==> flow/design.v <==
module AXI_MASTER(
    input ACLK,
    input ARESETN,
    input              AWREADY,
    output reg         AWVALID,
    output reg [31:0]  AWADDR,
    input              WREADY,
    output reg         WVALID,
    output reg [31:0]  WDATA,
    output reg [3:0 ]  WSTRB,
    input              BVALID,
    input      [1:0]   BRESP,
    output reg         BREADY,
    output reg         READY,
    input              ARREADY,
    output reg         ARVALID,
    output reg [31:0]  ARADDR,
    input               RREADY,
    output reg          RVALID,
    input      [31:0]   RDATA,
    input      [31:0]  C_ADRR,
    input      [31:0]  C_DATA,
    input              C_VALID,
    input              C_VALID_R,
    input      [31:0]  C_ADRR_R,
    output     [31:0]  C_DATA_READ,
    input      [3:0 ]  C_STRB
    );
    parameter   AW_IDLE     =    2'b01;
    parameter   AW_VALID    =    2'b10;
    reg      [1:0 ]  AW_STATE, AW_NEXT_STATE;
    reg      [31:0]  AW_DATA;
    always @(posedge ACLK or negedge ARESETN) begin
        if (!ARESETN) begin
            AW_STATE <= AW_IDLE;
        end
        else begin
            AW_STATE <= AW_NEXT_STATE;
        end    
    end
    always @(negedge ACLK) begin
        if (!ARESETN) begin
            AW_NEXT_STATE <= AW_IDLE;
            AWVALID       <= 0;
            AWADDR        <= 0;
        end
        else begin
            case (AW_STATE)
                AW_IDLE : begin
                    AWVALID <= 0;
                    if (C_VALID) begin
                        AW_NEXT_STATE <= AW_VALID;
                        AW_DATA <= C_ADRR;
                    end
                end
                AW_VALID : begin
                    AWVALID <= 1;
                    AWADDR <= AW_DATA;
                    if ( AWVALID && AWREADY ) begin
                        AW_NEXT_STATE <= AW_IDLE;
                         AWVALID <= 0;
                    end
                end
            endcase
        end
    end
    parameter   W_IDLE     =    2'b01;
    parameter   W_VALID    =    2'b10;
    reg      [1:0 ] W_STATE, W_NEXT_STATE;
    reg      [31:0] W_DATA;
    reg      [3: 0] W_STRB;
        always @(posedge ACLK or negedge ARESETN) begin
        if (!ARESETN) begin
            W_STATE     <= W_IDLE;
        end
        else begin
            W_STATE     <= W_NEXT_STATE;
        end    
    end
    always @(negedge ACLK) begin
        if (!ARESETN) begin
            W_NEXT_STATE <= W_IDLE;
            WVALID       <= 0;
            WDATA        <= 0;
            WSTRB        <= 0;
        end
        else begin
            case (W_STATE)
                W_IDLE : begin
                    WVALID   <= 0;
                    if (C_VALID) begin
                        W_NEXT_STATE <= W_VALID;
                        W_DATA  <= C_DATA;
                        W_STRB  <= C_STRB;
                    end
                end
                W_VALID : begin
                    WVALID   <= 1;
                    WDATA    <= W_DATA;
                    WSTRB    <= W_STRB;
                    if (WVALID && WREADY) begin
                        W_NEXT_STATE <= W_IDLE;
                        WVALID   <= 0;
                    end
                end
            endcase
        end
    end
    parameter   B_IDLE     =    2'b01;
    parameter   B_VALID    =    2'b10;
    reg      [1:0] B_STATE, B_NEXT_STATE;
    reg      [1:0] B_DATA;
    always @(posedge ACLK or negedge ARESETN) begin
        if (!ARESETN) begin
            B_STATE      <= B_IDLE;
        end
        else begin
            B_STATE      <= B_NEXT_STATE;
        end    
    end
    always @(negedge ACLK) begin
        if (!ARESETN) begin
            B_NEXT_STATE <= B_IDLE;
            BREADY       <= 0;
            READY        <= 0;
        end
        else begin
            case (B_STATE)
                B_IDLE : begin
                    BREADY   <= 0;
                    if (WVALID) begin
                        B_NEXT_STATE <= B_VALID;
                    end
                end
                B_VALID : begin
                    BREADY   <= 1;
                    if (BVALID && BREADY) begin
                        B_NEXT_STATE <= B_IDLE;
                        B_DATA       <= BRESP;
                        READY        <= 1'b1;
                    end
                end
            endcase
        end
    end
    parameter   AR_IDLE     =    2'b01;
    parameter   AR_VALID    =    2'b10;
    reg         [1:0]  AR_STATE, AR_NEXT_STATE;          
    reg         [31:0] AR_ADDR_SAVE_DATA;
    always @(posedge ACLK or negedge ARESETN) begin
        if (!ARESETN) begin
            AR_STATE <= AR_IDLE;
        end
        else begin
            AR_STATE <= AR_NEXT_STATE;
        end
    end
    always @(negedge ACLK) begin
        if (!ARESETN) begin
            AR_NEXT_STATE <= AR_IDLE;
            AR_ADDR_SAVE_DATA <= 0;
            ARVALID <= 0;
        end
        else begin
            case(AR_STATE)
                AR_IDLE : begin
                    ARVALID <= 0;
                    if(C_VALID_R) begin
                        AR_NEXT_STATE <= AR_VALID;
                        AR_ADDR_SAVE_DATA <= C_ADRR_R;
                    end
                end
                AR_VALID : begin
                    ARVALID <= 1;
                    ARADDR <= AR_ADDR_SAVE_DATA;
                    if(ARVALID && ARREADY) begin
                        AR_NEXT_STATE <= AR_IDLE;
                        ARVALID <= 0;
                    end
                end
            endcase
        end
    end
    parameter   R_IDLE      =   3'b001;
    parameter   R_VALID     =   3'b010;
    parameter   R_SAVE      =   3'b100;
    reg             [2:0]  R_STATE, R_NEXT_STATE;
    reg             [31:0] R_SAVE_DATA;
    reg             [31:0] R_MASTER_DATA;
    assign C_DATA_READ = R_MASTER_DATA;
    always @(posedge ACLK or negedge ARESETN) begin
        if(!ARESETN)begin
            R_STATE <= R_IDLE;
        end
        else begin
            R_STATE <= R_NEXT_STATE;
        end
    end
    always @(negedge ACLK) begin
        if(!ARESETN)begin
            R_NEXT_STATE <= R_IDLE;
            R_SAVE_DATA <= 0;
            RVALID <= 0;
        end
        else begin
            case(R_STATE)
                R_IDLE : begin
                    RVALID <= 0;
                    R_MASTER_DATA <= R_SAVE_DATA;
                    if(C_VALID_R) begin
                        R_NEXT_STATE <= R_VALID;
                    end
                end
                R_VALID : begin
                    RVALID <= 1;
                    if(RVALID && RREADY) begin
                        R_NEXT_STATE <= R_SAVE;
                        RVALID <= 0;
                    end
                end
                R_SAVE : begin
                    R_SAVE_DATA <= RDATA;
                    if(!RVALID) begin
                        R_NEXT_STATE <= R_IDLE;
                    end
                end
            endcase
        end
    end
endmodule
module AXI_SLAVE(
    input ACLK,
    input ARESETN,
    output reg        AWREADY,
    input             AWVALID,
    input      [31:0] AWADDR,
    output reg        WREADY,
    input             WVALID,
    input      [31:0] WDATA,
    input      [3:0 ] WSTRB,
    output reg       BVALID,
    output reg [1:0] BRESP,
    input            BREADY,
    output reg       ARREADY,
    input            ARVALID,
    input     [31:0] ARADDR,
    output reg      RREADY,
    input           RVALID,
    output  [31:0]  RDATA
    );
    parameter   AW_IDLE     =    2'b01;
    parameter   AW_VALID    =    2'b10;
    reg      [1:0 ]  AW_STATE, AW_NEXT_STATE;
    reg      [31:0]  AW_ADDR_SAVE_DATA;
    always @(posedge ACLK or negedge ARESETN) begin
        if (!ARESETN) begin
            AW_STATE <= AW_IDLE;
        end
        else begin
            AW_STATE <= AW_NEXT_STATE;
        end    
    end
    always @(negedge ACLK) begin
        if (!ARESETN) begin
            AW_NEXT_STATE <= AW_IDLE;
            AWREADY       <= 0;
            AW_ADDR_SAVE_DATA <= 0;
        end
        else begin
            case (AW_STATE)
                AW_IDLE : begin
                    AWREADY <= 0;
                    if (AWVALID) begin
                        AW_NEXT_STATE <= AW_VALID;
                    end
                end
                AW_VALID : begin
                    AWREADY <= 1;
                    if ( AWVALID && AWREADY ) begin
                        AW_NEXT_STATE <= AW_IDLE;
                        AW_ADDR_SAVE_DATA <= AWADDR;
                        AWREADY       <= 0;
                    end
                end
            endcase
        end
    end
    parameter   W_IDLE     =    3'b001;
    parameter   W_VALID    =    3'b010;
    parameter   W_SAVE     =    3'b100;
    reg      [2:0]  W_STATE, W_NEXT_STATE;
    reg      [31:0] W_SAVE_DATA;
    reg      [3:0]  W_STRB_REG;
    reg      [7:0] slave_mem [0:31];
    wire     [31:0] W_ADDR0 = AW_ADDR_SAVE_DATA;
    wire     [31:0] W_ADDR1 = AW_ADDR_SAVE_DATA + 32'd1;
    wire     [31:0] W_ADDR2 = AW_ADDR_SAVE_DATA + 32'd2;
    wire     [31:0] W_ADDR3 = AW_ADDR_SAVE_DATA + 32'd3;
        always @(posedge ACLK or negedge ARESETN) begin
            if(!ARESETN) begin
                W_STATE <= W_IDLE;
            end
            else begin
                W_STATE <= W_NEXT_STATE;
            end
        end
    always @(negedge ACLK) begin
        if (!ARESETN) begin
            W_NEXT_STATE <= W_IDLE;
            W_SAVE_DATA  <= 0;
            W_STRB_REG        <= 0;
            WREADY       <= 0;
        end
        else begin
            case (W_STATE)
                W_IDLE : begin
                    WREADY   <= 0;
                    if (WVALID) begin
                        W_NEXT_STATE <= W_VALID;
                    end
                end
                W_VALID : begin
                    WREADY   <= 1;
                    if (WVALID && WREADY) begin
                        WREADY   <= 0;
                        W_NEXT_STATE <= W_SAVE;
                        W_SAVE_DATA  <= WDATA;
                        W_STRB_REG <= WSTRB;
                    end
                end
                W_SAVE : begin
                    if(W_STRB_REG[0] && W_ADDR0 < 32) begin
                    slave_mem[W_ADDR0[4:0]] <= W_SAVE_DATA[7:0];     
                    end
                    if(W_STRB_REG[1] && W_ADDR1 < 32) begin
                    slave_mem[W_ADDR1[4:0]] <= W_SAVE_DATA[15:8];    
                    end
                    if(W_STRB_REG[2] && W_ADDR2 < 32) begin
                    slave_mem[W_ADDR2[4:0]] <= W_SAVE_DATA[23:16];   
                    end
                    if(W_STRB_REG[3] && W_ADDR3 < 32) begin
                    slave_mem[W_ADDR3[4:0]] <= W_SAVE_DATA[31:24];   
                    end
                    if (!WREADY) begin
                        W_NEXT_STATE <= W_IDLE;
                    end
                end
            endcase
        end
    end
    parameter   B_IDLE     =    2'b01;
    parameter   B_VALID    =    2'b10;
    reg      [1:0] B_STATE, B_NEXT_STATE;
    reg      [1:0] B_DATA;
    always @(posedge ACLK or negedge ARESETN) begin
        if (!ARESETN) begin
            B_STATE      <= B_IDLE;
        end
        else begin
            B_STATE      <= B_NEXT_STATE;
        end    
    end
    always @(negedge ACLK) begin
        if (!ARESETN) begin
            B_NEXT_STATE <= B_IDLE;
            BVALID       <= 0;
            B_DATA       <= 0;
            BRESP        <= 0;
        end
        else begin
            case (B_STATE)
                B_IDLE : begin
                    BVALID   <= 0;
                    if (WVALID && WREADY) begin
                        B_NEXT_STATE <= B_VALID;
                        BRESP <= 2'b00;
                    end
                end
                B_VALID : begin
                    BVALID   <= 1;
                    if (BVALID && BREADY) begin
                        B_NEXT_STATE <= B_IDLE;
                    end
                end
            endcase
        end
    end
    parameter   AR_IDLE     =   2'b01;
    parameter   AR_VALID    =   2'b10;
    reg         [1:0]  AR_STATE, AR_NEXT_STATE;
    reg         [31:0] AR_ADDR_SAVE_DATA;
    always @(posedge ACLK or negedge ARESETN) begin
        if(!ARESETN) begin
            AR_STATE <= AR_IDLE;
        end
        else begin
            AR_STATE <= AR_NEXT_STATE;
        end
    end
    always @(negedge ACLK) begin
        if(!ARESETN) begin
            AR_NEXT_STATE <= AR_IDLE;
            AR_ADDR_SAVE_DATA <= 0;
            ARREADY <= 0;
        end
        else begin
            case(AR_STATE)
                AR_IDLE : begin
                    ARREADY <= 0;
                    if(ARVALID)begin
                        AR_NEXT_STATE <= AR_VALID;
                        AR_ADDR_SAVE_DATA <= ARADDR;
                    end
                end
                AR_VALID : begin
                    ARREADY <= 1;
                    if(ARVALID && ARREADY) begin
                        AR_NEXT_STATE <= AR_IDLE;
                        ARREADY <= 0;
                    end
                end
            endcase
        end
    end
    parameter   R_IDLE      =   3'b001;
    parameter   R_VALID     =   3'b010;
    parameter   R_SAVE      =   3'b010;
    reg             [2:0]  R_STATE, R_NEXT_STATE;
    reg             [31:0] R_SAVE_DATA;
    wire     [31:0] R_ADDR0 = AR_ADDR_SAVE_DATA;
    wire     [31:0] R_ADDR1 = AR_ADDR_SAVE_DATA + 32'd1;
    wire     [31:0] R_ADDR2 = AR_ADDR_SAVE_DATA + 32'd2;
    wire     [31:0] R_ADDR3 = AR_ADDR_SAVE_DATA + 32'd3;
    wire     [7:0]  R_BYTE0 = (R_ADDR0 < 32) ? slave_mem[R_ADDR0[4:0]] : 8'd0;
    wire     [7:0]  R_BYTE1 = (R_ADDR1 < 32) ? slave_mem[R_ADDR1[4:0]] : 8'd0;
    wire     [7:0]  R_BYTE2 = (R_ADDR2 < 32) ? slave_mem[R_ADDR2[4:0]] : 8'd0;
    wire     [7:0]  R_BYTE3 = (R_ADDR3 < 32) ? slave_mem[R_ADDR3[4:0]] : 8'd0;
    assign RDATA = R_SAVE_DATA;   
    always @(posedge ACLK or negedge ARESETN) begin
        if(!ARESETN) begin
            R_STATE <= R_IDLE;
        end
        else begin
            R_STATE <= R_NEXT_STATE;
        end
    end
    always @(negedge ACLK or negedge ARESETN) begin
        if(!ARESETN) begin
            R_NEXT_STATE <= R_IDLE;
            RREADY <= 0;
        end
        else begin
            case(R_STATE)
                R_IDLE : begin
                RREADY <= 0;
                    if(RVALID) begin
                        R_NEXT_STATE <= R_VALID;
                    end
                end
                R_VALID: begin
                RREADY <= 1;
                    if (RVALID && RREADY) begin
                        R_SAVE_DATA <= {R_BYTE3, R_BYTE2, R_BYTE1, R_BYTE0};
                        RREADY <= 0;
                        R_NEXT_STATE <= R_IDLE;
                    end
                end
            endcase
        end
    end
endmodule
module AXI_LITE_PROJ #(
    parameter   ADDRESS     =   32,
    parameter   DATA_WIDTH  =   32
)
(
    input                   clk,
    input                   reset_n,
    input      [31:0]       C_ADRR,
    input      [31:0]       C_DATA,
    input                   C_VALID,
    input                   C_VALID_R,
    input      [31:0]       C_ADRR_R,
    output     [31:0]       C_DATA_READ,
    input      [3:0 ]       C_STRB,
    output reg              READY_S
);
 wire                       S_AWREADY;
 wire                       M_AWVALID;
 wire          [31: 0]      M_AWADDR;
 wire                       S_WREADY;
 wire                       M_WVALID;
 wire          [31: 0]      M_WDATA;
 wire                       S_BVALID;
 wire          [1 : 0]      S_BRESP;
 wire                       M_BREADY;
 wire                       S_ARREADY;
 wire                       M_ARVALID;
 wire          [31: 0]      M_ARADDR;
 wire                       S_RREADY;
 wire                       M_RVALID;
 wire          [31: 0]      S_RDATA;
 wire          [3 : 0]      M_WSTRB;
 wire                       READY;
always @(*) READY_S = READY;
 AXI_MASTER            AXI_M(
    .ACLK(clk),
    .ARESETN(reset_n),
    .AWREADY(S_AWREADY),
    .AWVALID(M_AWVALID),
    .AWADDR(M_AWADDR),
    .WREADY(S_WREADY),
    .WVALID(M_WVALID),
    .WDATA(M_WDATA),
    .WSTRB(M_WSTRB),
    .BVALID(S_BVALID),
    .BRESP(S_BRESP),
    .BREADY(M_BREADY),
    .READY(READY),
    .ARREADY(S_ARREADY),
    .ARVALID(M_ARVALID),
    .ARADDR(M_ARADDR),
    .RREADY(S_RREADY),
    .RVALID(M_RVALID),
    .RDATA(S_RDATA),
    .C_ADRR(C_ADRR),
    .C_DATA(C_DATA),
    .C_VALID(C_VALID),
    .C_VALID_R(C_VALID_R),
    .C_ADRR_R(C_ADRR_R),
    .C_DATA_READ(C_DATA_READ),
    .C_STRB(C_STRB)
    );
AXI_SLAVE               AXI_S(
    .ACLK(clk),
    .ARESETN(reset_n),
    .AWREADY(S_AWREADY),
    .AWVALID(M_AWVALID),
    .AWADDR(M_AWADDR),
    .WREADY(S_WREADY),
    .WVALID(M_WVALID),
    .WDATA(M_WDATA),
    .WSTRB(M_WSTRB),
    .BVALID(S_BVALID),
    .BRESP(S_BRESP),
    .BREADY(M_BREADY),
    .ARREADY(S_ARREADY),
    .ARVALID(M_ARVALID),
    .ARADDR(M_ARADDR),
    .RREADY(S_RREADY),
    .RVALID(M_RVALID),
    .RDATA(S_RDATA)
    );
endmodule
# From RTL to reports: AXI_LITE_PROJ
# Tool output for the design above before and after an edit, in the order of the flow.
# Lines under "orig" count in the file above, lines under "edited" in the edited file.
# "change": "edited" minus "orig" as printed here. "rel_change_pct": 100 x difference / "orig".
# Cell names lack the library's common part.
# Not given: --
# design
design,AXI_LITE_PROJ
clock_port,clk
cell_library,sky130hd
lib_corner,tt_025C_1v80

# Edit of the RTL
# The edit as a unified diff against the file above.
# A script made this edit. It changes what the design does and was not meant as an optimisation.
# begin of diff
@@ -262,10 +262,5 @@
     end
     always @(negedge ACLK) begin
-        if (!ARESETN) begin
-            AW_NEXT_STATE <= AW_IDLE;
-            AWREADY       <= 0;
-            AW_ADDR_SAVE_DATA <= 0;
-        end
-        else begin
+        begin
             case (AW_STATE)
                 AW_IDLE : begin
# end of diff

# Word level
# Yosys after proc, flatten, opt, wreduce and memory -nomap, before mapping. Memory bits, and registers merged into a memory's read port (data or address), are not among the register bits. Print and check cells are not counted. Equal cells are merged and count once.
# Memory sizes are those after Yosys's memory passes, which may raise the word count (mostly to a power of two), join words into wider ones and drop unused or constant bits.
# bits
item,orig,edited,change,rel_change_pct
elab_cells,227,227,0,0.00
memories,1,1,0,0.00
ramBits,256,256,0,0.00
in_bits,104,104,0,0.00
output_inout_bits,33,33,0,0.00
register_bits,421,421,0,0.00
clocked_rd_ports_x_width,32,32,0,0.00
# op_classes
item,orig,edited,change,rel_change_pct
n_mux,78,78,0,0.00
reduce_and_logical,45,45,0,0.00
n_addsub,6,6,0,0.00
n_eq,44,44,0,0.00
cmp,8,8,0,0.00
# mem_list
item,orig,edited
mem_shapes,AXI_S.slave_mem 32x8 r4 w4,AXI_S.slave_mem 32x8 r4 w4
# ops
op,orig,edited,change,rel_change_pct
1-bit two-way mux,16,16,0,0.00
5-bit two-way mux,12,12,0,0.00
8-bit two-way mux,12,12,0,0.00
2-bit by 1-bit inequality test with 1-bit output with constant B,12,12,0,0.00
3-bit AND reduction,11,11,0,0.00
2-bit two-way mux,10,10,0,0.00
2-bit inequality test with constant B,10,10,0,0.00
1-bit case mux with 2-bit select,10,10,0,0.00
2-bit nonzero test,10,10,0,0.00
1-bit logical AND,9,9,0,0.00
32-bit by 6-bit < comparator with 1-bit output with constant B,8,8,0,0.00
3-bit two-way mux,8,8,0,0.00
2-bit by 1-bit equality test with 1-bit output with constant B,7,7,0,0.00
2-bit equality test with constant B,7,7,0,0.00
2-bit case mux with 2-bit select,7,7,0,0.00
2-bit AND reduction,7,7,0,0.00
32-bit by 2-bit adder with 32-bit output with constant B,4,4,0,0.00
1-bit zero test,4,4,0,0.00
3-bit by 1-bit equality test with 1-bit output with constant B,3,3,0,0.00
3-bit by 2-bit equality test with 1-bit output with constant B,3,3,0,0.00
32-bit by 1-bit adder with 32-bit output with constant B,2,2,0,0.00
3-bit equality test with constant B,2,2,0,0.00
3-bit case mux with 3-bit select,2,2,0,0.00
4-bit AND reduction,2,2,0,0.00
3-bit nonzero test,2,2,0,0.00
3-bit case mux with 2-bit select,1,1,0,0.00

# Longest topological paths
# Yosys ltp: most cells in a row. Word level: on the elaborated netlist, between registers, memories and ports. Mapped: between sequential cells and ports; inverters and the memories' decode and read muxes count.
# logic_depth
item,orig,edited,change,rel_change_pct
ltp_word,6,6,0,0.00
abc_area,0,0,--,--
ltp_mapped,15,16,1,6.67
mapped_depth_nobuf,11,11,0,0.00

# Synthesis result
# Source: synth_stat.txt of the flow (Yosys; design flattened, memories mapped). It holds for the ABC_AREA given above (unset counts as 0); a run with the other value may have another netlist.
# types
type,orig,edited,change,rel_change_pct
o221a_2,0,156,156,--
mux2i_1,446,366,-80,-17.94
o221a_1,80,5,-75,-93.75
mux2_1,55,0,-55,-100.00
a21oi_1,169,115,-54,-31.95
edfxtp_1,420,455,35,8.33
dfxtp_1,262,227,-35,-13.36
nand3_1,73,105,32,43.84
nor4_1,31,60,29,93.55
clkbuf_1,268,295,27,10.07
buf_2,29,54,25,86.21
nor3_1,65,88,23,35.38
mux2_2,27,11,-16,-59.26
a32oi_1,24,8,-16,-66.67
a221oi_1,18,34,16,88.89
nor3_4,15,0,-15,-100.00
nor4b_1,1,16,15,1500.00
o22ai_1,77,63,-14,-18.18
# Not every row of either side is listed.
# synth_totals
item,orig,edited,change,rel_change_pct
n_buf,378,423,45,11.90
sequential_area_um2,18496.5,18846.8,350.3,1.89
stdcells,3997,3978,-19,-0.48
ff_cells,707,707,0,0.00
yosys_area_um2,45384.8,44478.9,-905.9,-2.00
# The figures by module come from a second, unflattened synthesis with its own total; it is not the netlist above.
# unflattened
item,orig,edited,change,rel_change_pct
cells_unflattened,4262,4073,-189,-4.43
area_unflattened_um2,45692.6,44665.3,-1027.3,-2.25
# Each row is one instance without its submodules.
# by_module_orig
module,mod_area_um2,mod_seq_area_um2,n_cells,instances
AXI_SLAVE,35943.2,11268.3,3522,1
AXI_MASTER,9749.4,7228.2,740,1
AXI_LITE_PROJ,0.0,0.0,0,1
# by_module_edited
module,mod_area_um2,mod_seq_area_um2,n_cells,instances
AXI_SLAVE,34916.0,11618.6,3333,1
AXI_MASTER,9749.4,7228.2,740,1
AXI_LITE_PROJ,0.0,0.0,0,1

# Measured runs
# Both versions went through the flow (Yosys, OpenROAD) with the same settings in each pair. Constraints: input delay and output delay 20% of the set period each, output load 0.01 pF.
# flow_settings_pair_1
CORE_UTILIZATION,40
PLACE_DENSITY,0.6
period_ns,9.48
CAP_MARGIN,20
CORE_MARGIN,2
SLEW_MARGIN,20
# results_pair_1
item,orig,edited,change,rel_change_pct
timing.hold.ws_ns,0.416,0.413,-0.003,--
design_power_uw,8551,8601,50,0.58
ys_area_um2,45384.8,44478.9,-905.9,-2.00
total_die_area_um2,116172.0,113879.0,-2293.0,-1.97
final_setup_ws_ns,0.436,0.353,-0.083,--
layout_stdcell_area_um2,55413.1,53819.1,-1594.0,-2.88
fin_util_pct,49.3,48.7,-0.6,--
# flow_settings_pair_2
ABC_AREA,0
CELL_PAD_IN_SITES_GLOBAL_PLACEMENT,2
CORE_ASPECT_RATIO,1.03
CORE_MARGIN,7
CORE_UTILIZATION,34
CTS_CLUSTER_DIAMETER,155
GPL_ROUTABILITY_DRIVEN,0
MIN_ROUTING_LAYER,met1
SETUP_SLACK_MARGIN,0.58
TNS_END_PERCENT,5
period_ns,7.87
CAP_MARGIN,20
SLEW_MARGIN,20
# results_pair_2
item,orig,edited,change,rel_change_pct
timing.hold.ws_ns,0.410,0.413,0.003,--
design_power_uw,10990,10759,-231,-2.10
ys_area_um2,45384.8,44478.9,-905.9,-2.00
total_die_area_um2,143911.0,141144.0,-2767.0,-1.92
final_setup_ws_ns,0.075,0.060,-0.015,--
layout_stdcell_area_um2,57866.7,55788.5,-2078.2,-3.59
fin_util_pct,43.9,43.0,-0.9,--
# "design_power_uw": no workload was simulated; the value follows from the tool's default switching activity.
